==> flow/design.v <==
module pixel_sort_asc (
	 input clk, reset, soft_rst,
	 input enable, 
	 input      [15:0] Pixel_in1, Pixel_in2, Pixel_in3, Pixel_in4 , Pixel_in5 , Pixel_in6, Pixel_in7, Pixel_in8,
	 output reg [15:0] Pixel_out1, Pixel_out2, Pixel_out3, Pixel_out4 , Pixel_out5 , Pixel_out6, Pixel_out7, Pixel_out8,    output reg valid_out
);
integer i, j;
reg [15:0] array [1:8]; 
reg [15:0] temp;
reg [15:0] in1, in2, in3, in4, in5, in6, in7, in8;
always @(posedge clk)
 begin
 if (reset)
     begin
	  in1 <= 0;
	  in2 <= 0; 
	  in3 <= 0; 
	  in4 <=	0;
	  in5 <=	0; 
	  in6 <=	0; 
	  in7 <=	0; 
	  in8 <=	0; 
	  valid_out <= 0; 
		 Pixel_out1 <= 0;
		 Pixel_out2 <= 0;
		 Pixel_out3 <= 0;
		 Pixel_out4 <= 0;
		 Pixel_out5 <= 0;
		 Pixel_out6 <= 0;
		 Pixel_out7 <= 0;
		 Pixel_out8 <= 0; 
	  end 
	  else if(soft_rst)
		 begin 
	    in1 <=  0;
		 in2 <=  0; 
	    in3 <=  0; 
	    in4 <=	0;
	    in5 <=	0; 
	    in6 <=	0; 
	    in7 <=	0; 
	    in8 <=	0; 
	    valid_out <= 0; 
		 Pixel_out1 <= 0;
		 Pixel_out2 <= 0;
		 Pixel_out3 <= 0;
		 Pixel_out4 <= 0;
		 Pixel_out5 <= 0;
		 Pixel_out6 <= 0;
		 Pixel_out7 <= 0;
		 Pixel_out8 <= 0; 
       end
		 else  if(enable)
		 begin
       valid_out <= 1;
		in1<= Pixel_in1;
		in2<= Pixel_in2; 
		in3<= Pixel_in3; 
		in4<= Pixel_in4;  
		in5<=	Pixel_in5; 
		in6<=	Pixel_in6; 
		in7<=	Pixel_in7; 
		in8<=	Pixel_in8; 
		 Pixel_out1 <= array[8];
		 Pixel_out2 <= array[7];
		 Pixel_out3 <= array[6];
		 Pixel_out4 <= array[5];
		 Pixel_out5 <= array[4];
		 Pixel_out6 <= array[3];
		 Pixel_out7 <= array[2];
		 Pixel_out8 <= array[1];
	  	end
		 else begin
		 valid_out <= 0;
		 in1 <=  0;
		 in2 <=  0; 
	    in3 <=  0; 
	    in4 <=	0;
	    in5 <=	0; 
	    in6 <=	0; 
	    in7 <=	0; 
	    in8 <=	0; 
		 Pixel_out1 <= 0;
		 Pixel_out2 <= 0;
		 Pixel_out3 <= 0;
		 Pixel_out4 <= 0;
		 Pixel_out5 <= 0;
		 Pixel_out6 <= 0;
		 Pixel_out7 <= 0;
		 Pixel_out8 <= 0; 
       end	
 end 
 always @(*)
  begin
 if (reset)
     begin
		 array[1] =  0; 
		 array[2] =	 0;
		 array[3] =  0;
		 array[4] =  0;
		 array[5] =  0;
		 array[6] =  0;
		 array[7] =  0;
		 array[8] =  0;
	  end 
	  else if(soft_rst)
		 begin 
	    array[1] =  0; 
		 array[2] =	 0;
		 array[3] =  0;
		 array[4] =  0;
		 array[5] =  0;
		 array[6] =  0;
		 array[7] =  0;
		 array[8] =  0;
	     end
	else  begin
			 array[1] =  Pixel_in1; 
			 array[2] =	 Pixel_in2;
			 array[3] =  Pixel_in3;
			 array[4] =  Pixel_in4;
			 array[5] =  Pixel_in5;
			 array[6] =  Pixel_in6;
			 array[7] =  Pixel_in7;
			 array[8] =  Pixel_in8;
 for ( i= 8; i>0; i=i-1) begin
		for(j=1; j<i; j=j+1) begin 
		 if (array[j] < array[j + 1])
          begin
            temp = array[j];
            array[j] = array[j + 1];
            array[j + 1] = temp;
				end
		   end
		end
	end
 end 
endmodule 
From RTL to reports: pixel_sort_asc

What the tools print for pixel_sort_asc, step after step.
Line numbers count from 1 in the design file above.
Not given: n/a

Top: pixel_sort_asc
Clock input: clk
Library: sky130hd
Library corner: tt_025C_1v80

Word-level counts

Yosys after proc, flatten, opt, wreduce and memory -nomap, before mapping. Enables and synchronous resets that opt folds into registers are not counted as muxes. Print and check cells are not counted. Equal cells are merged and count once.

Bits in registers: 129
Bits of input ports: 132
Output and inout port bits: 129
Word-level cells: 97

$lt $le $gt $ge: 28
Mux-type cells: 57
Bitwise logic cells: 1
Reductions and logical operators: 2

Operators with widths:

| operator            | count |
| 16-bit two-way mux  | 56 |
| 16-bit < comparator | 28 |
| 3-bit OR reduction  | 1 |
| 2-bit OR reduction  | 1 |
| 1-bit inverter      | 1 |
| 1-bit two-way mux   | 1 |

Depth

Yosys ltp: most cells in a row. Word level: on the elaborated netlist, between registers, memories and ports. Mapped: between sequential cells and ports; inverters and the memories' decode and read muxes count.

Word-level depth: 26
ABC_AREA: 0
Mapped depth: 192
Gate-level depth less buffers: 171

After synthesis

The flow's flattened synthesis, as Yosys stat reports it; memories are mapped. The netlist is that of the ABC_AREA named above (0 if unset); the other value can give another one.
The area totals of this step are shown rounded.

Mapped cells: 3571
Synthesis area: 24000 um^2
Sequential part of the area: 2600 um^2
Flip-flops: 129
Buffers: 160

Cell types:

| type                      | count | total area (um^2) |
| sky130_fd_sc_hd__ha_1     | 387   | 4.84E+03 |
| sky130_fd_sc_hd__dfxtp_1  | 129   | 2.58E+03 |
| sky130_fd_sc_hd__a21oi_1  | 431   | 2.16E+03 |
| sky130_fd_sc_hd__mux2i_1  | 197   | 1.97E+03 |
| sky130_fd_sc_hd__o21ai_0  | 347   | 1.74E+03 |
| sky130_fd_sc_hd__nor2_1   | 455   | 1.71E+03 |
| sky130_fd_sc_hd__nand2_1  | 364   | 1366.31 |
| sky130_fd_sc_hd__inv_1    | 279   | 1.05E+03 |
| sky130_fd_sc_hd__a21o_1   | 95    | 713.184 |
| sky130_fd_sc_hd__nand4_1  | 79    | 494.224 |
| sky130_fd_sc_hd__clkbuf_1 | 126   | 472.954 |
| sky130_fd_sc_hd__a211oi_1 | 62    | 465.446 |
| sky130_fd_sc_hd__mux2_2   | 28    | 315.302 |
| sky130_fd_sc_hd__nor2b_1  | 45    | 281.52 |
| sky130_fd_sc_hd__nand3_1  | 53    | 265.254 |
| sky130_fd_sc_hd__nand2b_1 | 41    | 256.496 |
| sky130_fd_sc_hd__o22ai_1  | 33    | 206.448 |
| sky130_fd_sc_hd__nor3_1   | 34    | 170.163 |

Not listed: further types 82, cells in them 386.

Timing after synthesis

Source: OpenSTA report_checks on the synthesized netlist (no wires, ideal clock, input and output delay 20% of the period each), path of least setup slack; recovery checks are left aside. Register names are those of the netlist, which keeps one name where synthesis merged equal registers.

Kind: input to register
From: input Pixel_in2[1]
To: register Pixel_out8[15]
Period: 38000 ps
External input delay: 7600 ps
Library setup time: 135 ps
Time at the first pin: 7600 ps
Arrival time: 39397 ps
Required time: 37865 ps
Setup slack: -1533 ps
Path delay: 31932 ps
Stages on the path: 180
Buffers on the path: 19
Synthesis period reached: 39533 ps

"path delay" = arrival - input delay + setup time.
"stages on the path" counts driving pins, that of a launching flip-flop among them; a cell with two outputs on the path counts twice.
"synthesis period reached" = period - worst setup slack (recovery checks aside). The figure is calculated, with input and output delays left at 20% of the set period.
The rows between start and end are the longest chain of elaborated cells between them; the timing report does not say that the signal goes this way. Where chains are equally long, one stands for them.
A line is the first line of the expression or statement that the cell stems from. Yosys adds cells for indexed reads and writes and turns some case tables into memories.
A register here has more assigning lines than the two given.

Path through: sky130_fd_sc_hd__inv_1 -> sky130_fd_sc_hd__ha_1 -> sky130_fd_sc_hd__a2111o_1 -> sky130_fd_sc_hd__a311o_1 -> sky130_fd_sc_hd__nor2_1 -> sky130_fd_sc_hd__clkbuf_1 -> sky130_fd_sc_hd__clkbuf_1 -> sky130_fd_sc_hd__nor2_1 -> sky130_fd_sc_hd__a21oi_1 -> sky130_fd_sc_hd__inv_1 -> sky130_fd_sc_hd__ha_1 -> sky130_fd_sc_hd__a21oi_1 -> sky130_fd_sc_hd__o21ai_1 -> sky130_fd_sc_hd__a211o_1 -> sky130_fd_sc_hd__or3_1 -> sky130_fd_sc_hd__o31ai_4 -> sky130_fd_sc_hd__clkbuf_1 -> sky130_fd_sc_hd__clkbuf_1 -> (+144 left out) -> sky130_fd_sc_hd__a21oi_1 -> sky130_fd_sc_hd__inv_1 -> sky130_fd_sc_hd__o41ai_4 -> sky130_fd_sc_hd__buf_4 -> sky130_fd_sc_hd__mux2i_1 -> sky130_fd_sc_hd__ha_1 -> sky130_fd_sc_hd__nor2b_1 -> sky130_fd_sc_hd__o21ai_0 -> sky130_fd_sc_hd__nand2b_1 -> sky130_fd_sc_hd__a21oi_1 -> sky130_fd_sc_hd__nor2b_1 -> sky130_fd_sc_hd__o21ai_0 -> sky130_fd_sc_hd__nand2b_1 -> sky130_fd_sc_hd__a221oi_1 -> sky130_fd_sc_hd__o21ai_1 -> sky130_fd_sc_hd__nor2_2 -> sky130_fd_sc_hd__buf_2 -> sky130_fd_sc_hd__o22ai_1
Length of the longest elaborated chain: 26
Elaborated cells on any way between the ends: 77
Source lines of those cells: 1
Classes of those cells: 28 x compare; 49 x mux

RTL lines, path post-synthesis:

| what                | line | text |
| start: declaration  | 4    | `input [15:0] Pixel_in1, Pixel_in2, Pixel_in3, Pixel_in4 , Pixel_in5 , Pixel_in6, Pixel_in7, Pixel_in8,` |
| 16-bit < comparator | 128  | `if (array[j] < array[j + 1])` |
| 16-bit two-way mux  | 128  |  |
| 16-bit < comparator | 128  |  |
| 16-bit two-way mux  | 128  |  |
| 16-bit < comparator | 128  |  |
| 16-bit two-way mux  | 128  |  |
| 16-bit < comparator | 128  |  |
| (+12 left out)      | n/a  |  |
| 16-bit two-way mux  | 128  |  |
| 16-bit < comparator | 128  |  |
| 16-bit two-way mux  | 128  |  |
| 16-bit < comparator | 128  |  |
| 16-bit two-way mux  | 128  |  |
| 16-bit < comparator | 128  |  |
| 16-bit two-way mux  | 128  |  |
| end: assignment     | 71   | `Pixel_out8 <= array[1];` |
| end: assignment     | 90   | `Pixel_out8 <= 0;` |
| end: declaration    | 5    | `output reg [15:0] Pixel_out1, Pixel_out2, Pixel_out3, Pixel_out4 , Pixel_out5 , Pixel_out6, Pixel_out7, Pixel_ ...` |

Worst path after layout

Path of least setup slack in the final report of flow run B (OpenROAD, finished layout, wires in). Where an end is a register, its clock arrival counts in the times.
The report prints the path's times to 10 ps; the period is as set.

Kind: input to register
From: input Pixel_in1[1]
To: register Pixel_out8[15]
Period: 38000 ps
External input delay: 7600 ps
Library setup time: 130 ps
Time at the first pin: 7600 ps
Arrival time: 36830 ps
Required time: 38350 ps
Setup slack: 1520 ps
Stages on the path: 164
Buffers on the path: 32

The rows between start and end are the longest chain of elaborated cells between them; the timing report does not say that the signal goes this way. Where chains are equally long, one stands for them.
A register here has more assigning lines than the two given.

Path through: sky130_fd_sc_hd__buf_6 -> sky130_fd_sc_hd__ha_4 -> sky130_fd_sc_hd__a2111o_1 -> sky130_fd_sc_hd__a311o_1 -> sky130_fd_sc_hd__nor2_4 -> sky130_fd_sc_hd__buf_8 -> sky130_fd_sc_hd__clkbuf_16 -> sky130_fd_sc_hd__nor2_1 -> sky130_fd_sc_hd__a21oi_4 -> sky130_fd_sc_hd__inv_1 -> sky130_fd_sc_hd__ha_1 -> sky130_fd_sc_hd__and4_4 -> sky130_fd_sc_hd__a211o_1 -> sky130_fd_sc_hd__or3_4 -> sky130_fd_sc_hd__o31ai_4 -> sky130_fd_sc_hd__buf_8 -> sky130_fd_sc_hd__clkbuf_16 -> sky130_fd_sc_hd__nor2_1 -> (+128 left out) -> sky130_fd_sc_hd__o41ai_4 -> sky130_fd_sc_hd__buf_6 -> sky130_fd_sc_hd__buf_12 -> sky130_fd_sc_hd__mux2i_1 -> sky130_fd_sc_hd__ha_1 -> sky130_fd_sc_hd__a21oi_1 -> sky130_fd_sc_hd__nor2b_1 -> sky130_fd_sc_hd__o21ai_1 -> sky130_fd_sc_hd__nand2b_1 -> sky130_fd_sc_hd__a21oi_2 -> sky130_fd_sc_hd__nor2b_1 -> sky130_fd_sc_hd__o21ai_1 -> sky130_fd_sc_hd__nand2b_1 -> sky130_fd_sc_hd__a221oi_2 -> sky130_fd_sc_hd__o21ai_2 -> sky130_fd_sc_hd__nor2_4 -> sky130_fd_sc_hd__buf_6 -> sky130_fd_sc_hd__o22ai_1
Length of the longest elaborated chain: 26
Elaborated cells on any way between the ends: 77
Source lines of those cells: 1
Classes of those cells: 28 x compare; 49 x mux

RTL lines, path post-layout:

| what                | line | text |
| start: declaration  | 4    | `input [15:0] Pixel_in1, Pixel_in2, Pixel_in3, Pixel_in4 , Pixel_in5 , Pixel_in6, Pixel_in7, Pixel_in8,` |
| 16-bit < comparator | 128  | `if (array[j] < array[j + 1])` |
| 16-bit two-way mux  | 128  |  |
| 16-bit < comparator | 128  |  |
| 16-bit two-way mux  | 128  |  |
| 16-bit < comparator | 128  |  |
| 16-bit two-way mux  | 128  |  |
| 16-bit < comparator | 128  |  |
| (+12 left out)      | n/a  |  |
| 16-bit two-way mux  | 128  |  |
| 16-bit < comparator | 128  |  |
| 16-bit two-way mux  | 128  |  |
| 16-bit < comparator | 128  |  |
| 16-bit two-way mux  | 128  |  |
| 16-bit < comparator | 128  |  |
| 16-bit two-way mux  | 128  |  |
| end: assignment     | 71   | `Pixel_out8 <= array[1];` |
| end: assignment     | 90   | `Pixel_out8 <= 0;` |
| end: declaration    | 5    | `output reg [15:0] Pixel_out1, Pixel_out2, Pixel_out3, Pixel_out4 , Pixel_out5 , Pixel_out6, Pixel_out7, Pixel_ ...` |

Memo
Re: implementation data of pixel_sort_asc

Stored flow runs of pixel_sort_asc (4 of them; Yosys, OpenROAD, sky130hd). They differ in their settings and are not a sequence. Constraints: input delay and output delay 20% of the set period each, output load 0.01 pF.
"achieved period" is the run's clock period less its worst setup slack. It is reckoned from that one timing run; input and output delays stay at 20% of the period that was set.
"allowed time less slack (worst setup path)" means the part of the period allowed to the worst setup path (the constraints hold back 20% at inputs and 20% at outputs) less its slack; where the path has registers, the arrival times of their clocks count too.
"allowed time less slack (worst setup path)" is known to 10 ps.
Values from the reports are rounded here.

## Flow run A

==> flow/run.sh <==
#!/bin/bash
# the make line also repeats the synthesis and layout settings of config.mk as NAME=value (left out here)
make -C /OpenROAD-flow-scripts/flow DESIGN_CONFIG=/design/flow/config.mk WORK_HOME=/design/flow/orfs CLKGATE_MAP_FILE= finish
==> flow/config.mk <==
export PLATFORM = sky130hd
export DESIGN_NAME = pixel_sort_asc
export DESIGN_NICKNAME = pixel_sort_asc
export VERILOG_FILES = /design/flow/design.v
export SDC_FILE = /design/flow/constraint.sdc
export NUM_CORES = 4
export LEC_CHECK = 0
export ABC_AREA = 1
export CAP_MARGIN = 20
export CELL_PAD_IN_SITES_DETAIL_PLACEMENT = 1
export CORE_ASPECT_RATIO = 1.98
export CORE_MARGIN = 2
export CORE_UTILIZATION = 71
export CTS_CLUSTER_DIAMETER = 175
export GPL_ROUTABILITY_DRIVEN = 0
export GPL_TIMING_DRIVEN = 1
export MAX_ROUTING_LAYER = met4
export PLACE_DENSITY_LB_ADDON = 0.28
export SETUP_SLACK_MARGIN = 5.0
export SLEW_MARGIN = 20
export TNS_END_PERCENT = 70
==> flow/constraint.sdc <==
create_clock -name core_clock -period 32.8 [get_ports {clk}]
set_input_delay 6.5600 -clock core_clock [delete_from_list [all_inputs] [get_ports {clk}]]
set_output_delay 6.5600 -clock core_clock [all_outputs]
set_load 0.01 [all_outputs]

Flow run A: not finished: placement ended with error DPL-0033

## Flow run B

==> flow/run.sh <==
#!/bin/bash
# the make line also repeats the synthesis and layout settings of config.mk as NAME=value (left out here)
make -C /OpenROAD-flow-scripts/flow DESIGN_CONFIG=/design/flow/config.mk WORK_HOME=/design/flow/orfs CLKGATE_MAP_FILE= finish
==> flow/config.mk <==
export PLATFORM = sky130hd
export DESIGN_NAME = pixel_sort_asc
export DESIGN_NICKNAME = pixel_sort_asc
export VERILOG_FILES = /design/flow/design.v
export SDC_FILE = /design/flow/constraint.sdc
export NUM_CORES = 4
export LEC_CHECK = 0
export CAP_MARGIN = 20
export CORE_ASPECT_RATIO = 1.98
export CORE_MARGIN = 2
export CORE_UTILIZATION = 40
export GPL_ROUTABILITY_DRIVEN = 0
export GPL_TIMING_DRIVEN = 0
export SETUP_SLACK_MARGIN = 5.0
export SLEW_MARGIN = 20
export TNS_END_PERCENT = 70
==> flow/constraint.sdc <==
create_clock -name core_clock -period 38.0 [get_ports {clk}]
set_input_delay 7.6000 -clock core_clock [delete_from_list [all_inputs] [get_ports {clk}]]
set_output_delay 7.6000 -clock core_clock [all_outputs]
set_load 0.01 [all_outputs]

| result of flow run B | value |
|---|---|
| allowed time less slack (worst setup path) | 28880 ps |
| worst path kind | input to register |
| standard-cell area after layout | 38000 um^2 |
| worst setup slack after layout | 1500 ps |
| die outline area | 63000 um^2 |
| post-route setup TNS | 0 ps |
| achieved period | 36478 ps |
| utilization after layout | 0.64 |
| worst-case hold slack | 7800 ps |
| area of the synthesized netlist | 24000 um^2 |

## Flow run C

==> flow/run.sh <==
#!/bin/bash
# the make line also repeats the synthesis and layout settings of config.mk as NAME=value (left out here)
make -C /OpenROAD-flow-scripts/flow DESIGN_CONFIG=/design/flow/config.mk WORK_HOME=/design/flow/orfs CLKGATE_MAP_FILE= finish
==> flow/config.mk <==
export PLATFORM = sky130hd
export DESIGN_NAME = pixel_sort_asc
export DESIGN_NICKNAME = pixel_sort_asc
export VERILOG_FILES = /design/flow/design.v
export SDC_FILE = /design/flow/constraint.sdc
export NUM_CORES = 4
export LEC_CHECK = 0
export ABC_AREA = 0
export CAP_MARGIN = 20
export CELL_PAD_IN_SITES_DETAIL_PLACEMENT = 1
export CELL_PAD_IN_SITES_GLOBAL_PLACEMENT = 2
export CORE_MARGIN = 2
export CORE_UTILIZATION = 27
export GPL_ROUTABILITY_DRIVEN = 0
export GPL_TIMING_DRIVEN = 1
export HOLD_SLACK_MARGIN = 0.16
export MIN_ROUTING_LAYER = met2
export PLACE_DENSITY_LB_ADDON = 0.08
export SLEW_MARGIN = 20
export TNS_END_PERCENT = 50
==> flow/constraint.sdc <==
create_clock -name core_clock -period 21.9 [get_ports {clk}]
set_input_delay 4.3800 -clock core_clock [delete_from_list [all_inputs] [get_ports {clk}]]
set_output_delay 4.3800 -clock core_clock [all_outputs]
set_load 0.01 [all_outputs]

| result of flow run C | value |
|---|---|
| allowed time less slack (worst setup path) | 28910 ps |
| worst path kind | input to register |
| standard-cell area after layout | 46000 um^2 |
| worst setup slack after layout | -11000 ps |
| die outline area | 92000 um^2 |
| post-route setup TNS | -760000 ps |
| achieved period | 33292 ps |
| utilization after layout | 0.52 |
| worst-case hold slack | 4600 ps |
| area of the synthesized netlist | 24000 um^2 |

## Flow run D

==> flow/run.sh <==
#!/bin/bash
# the make line also repeats the synthesis and layout settings of config.mk as NAME=value (left out here)
make -C /OpenROAD-flow-scripts/flow DESIGN_CONFIG=/design/flow/config.mk WORK_HOME=/design/flow/orfs CLKGATE_MAP_FILE= finish
==> flow/config.mk <==
export PLATFORM = sky130hd
export DESIGN_NAME = pixel_sort_asc
export DESIGN_NICKNAME = pixel_sort_asc
export VERILOG_FILES = /design/flow/design.v
export SDC_FILE = /design/flow/constraint.sdc
export NUM_CORES = 4
export LEC_CHECK = 0
export CAP_MARGIN = 20
export CELL_PAD_IN_SITES_GLOBAL_PLACEMENT = 1
export CORE_ASPECT_RATIO = 0.78
export CORE_MARGIN = 2
export CORE_UTILIZATION = 40
export MIN_ROUTING_LAYER = met2
export PLACE_DENSITY_LB_ADDON = 0.11
export SETUP_SLACK_MARGIN = 1.0
export SLEW_MARGIN = 0
==> flow/constraint.sdc <==
create_clock -name core_clock -period 38.0 [get_ports {clk}]
set_input_delay 7.6000 -clock core_clock [delete_from_list [all_inputs] [get_ports {clk}]]
set_output_delay 7.6000 -clock core_clock [all_outputs]
set_load 0.01 [all_outputs]

Flow run D: not finished: routing ended with error GRT-0232
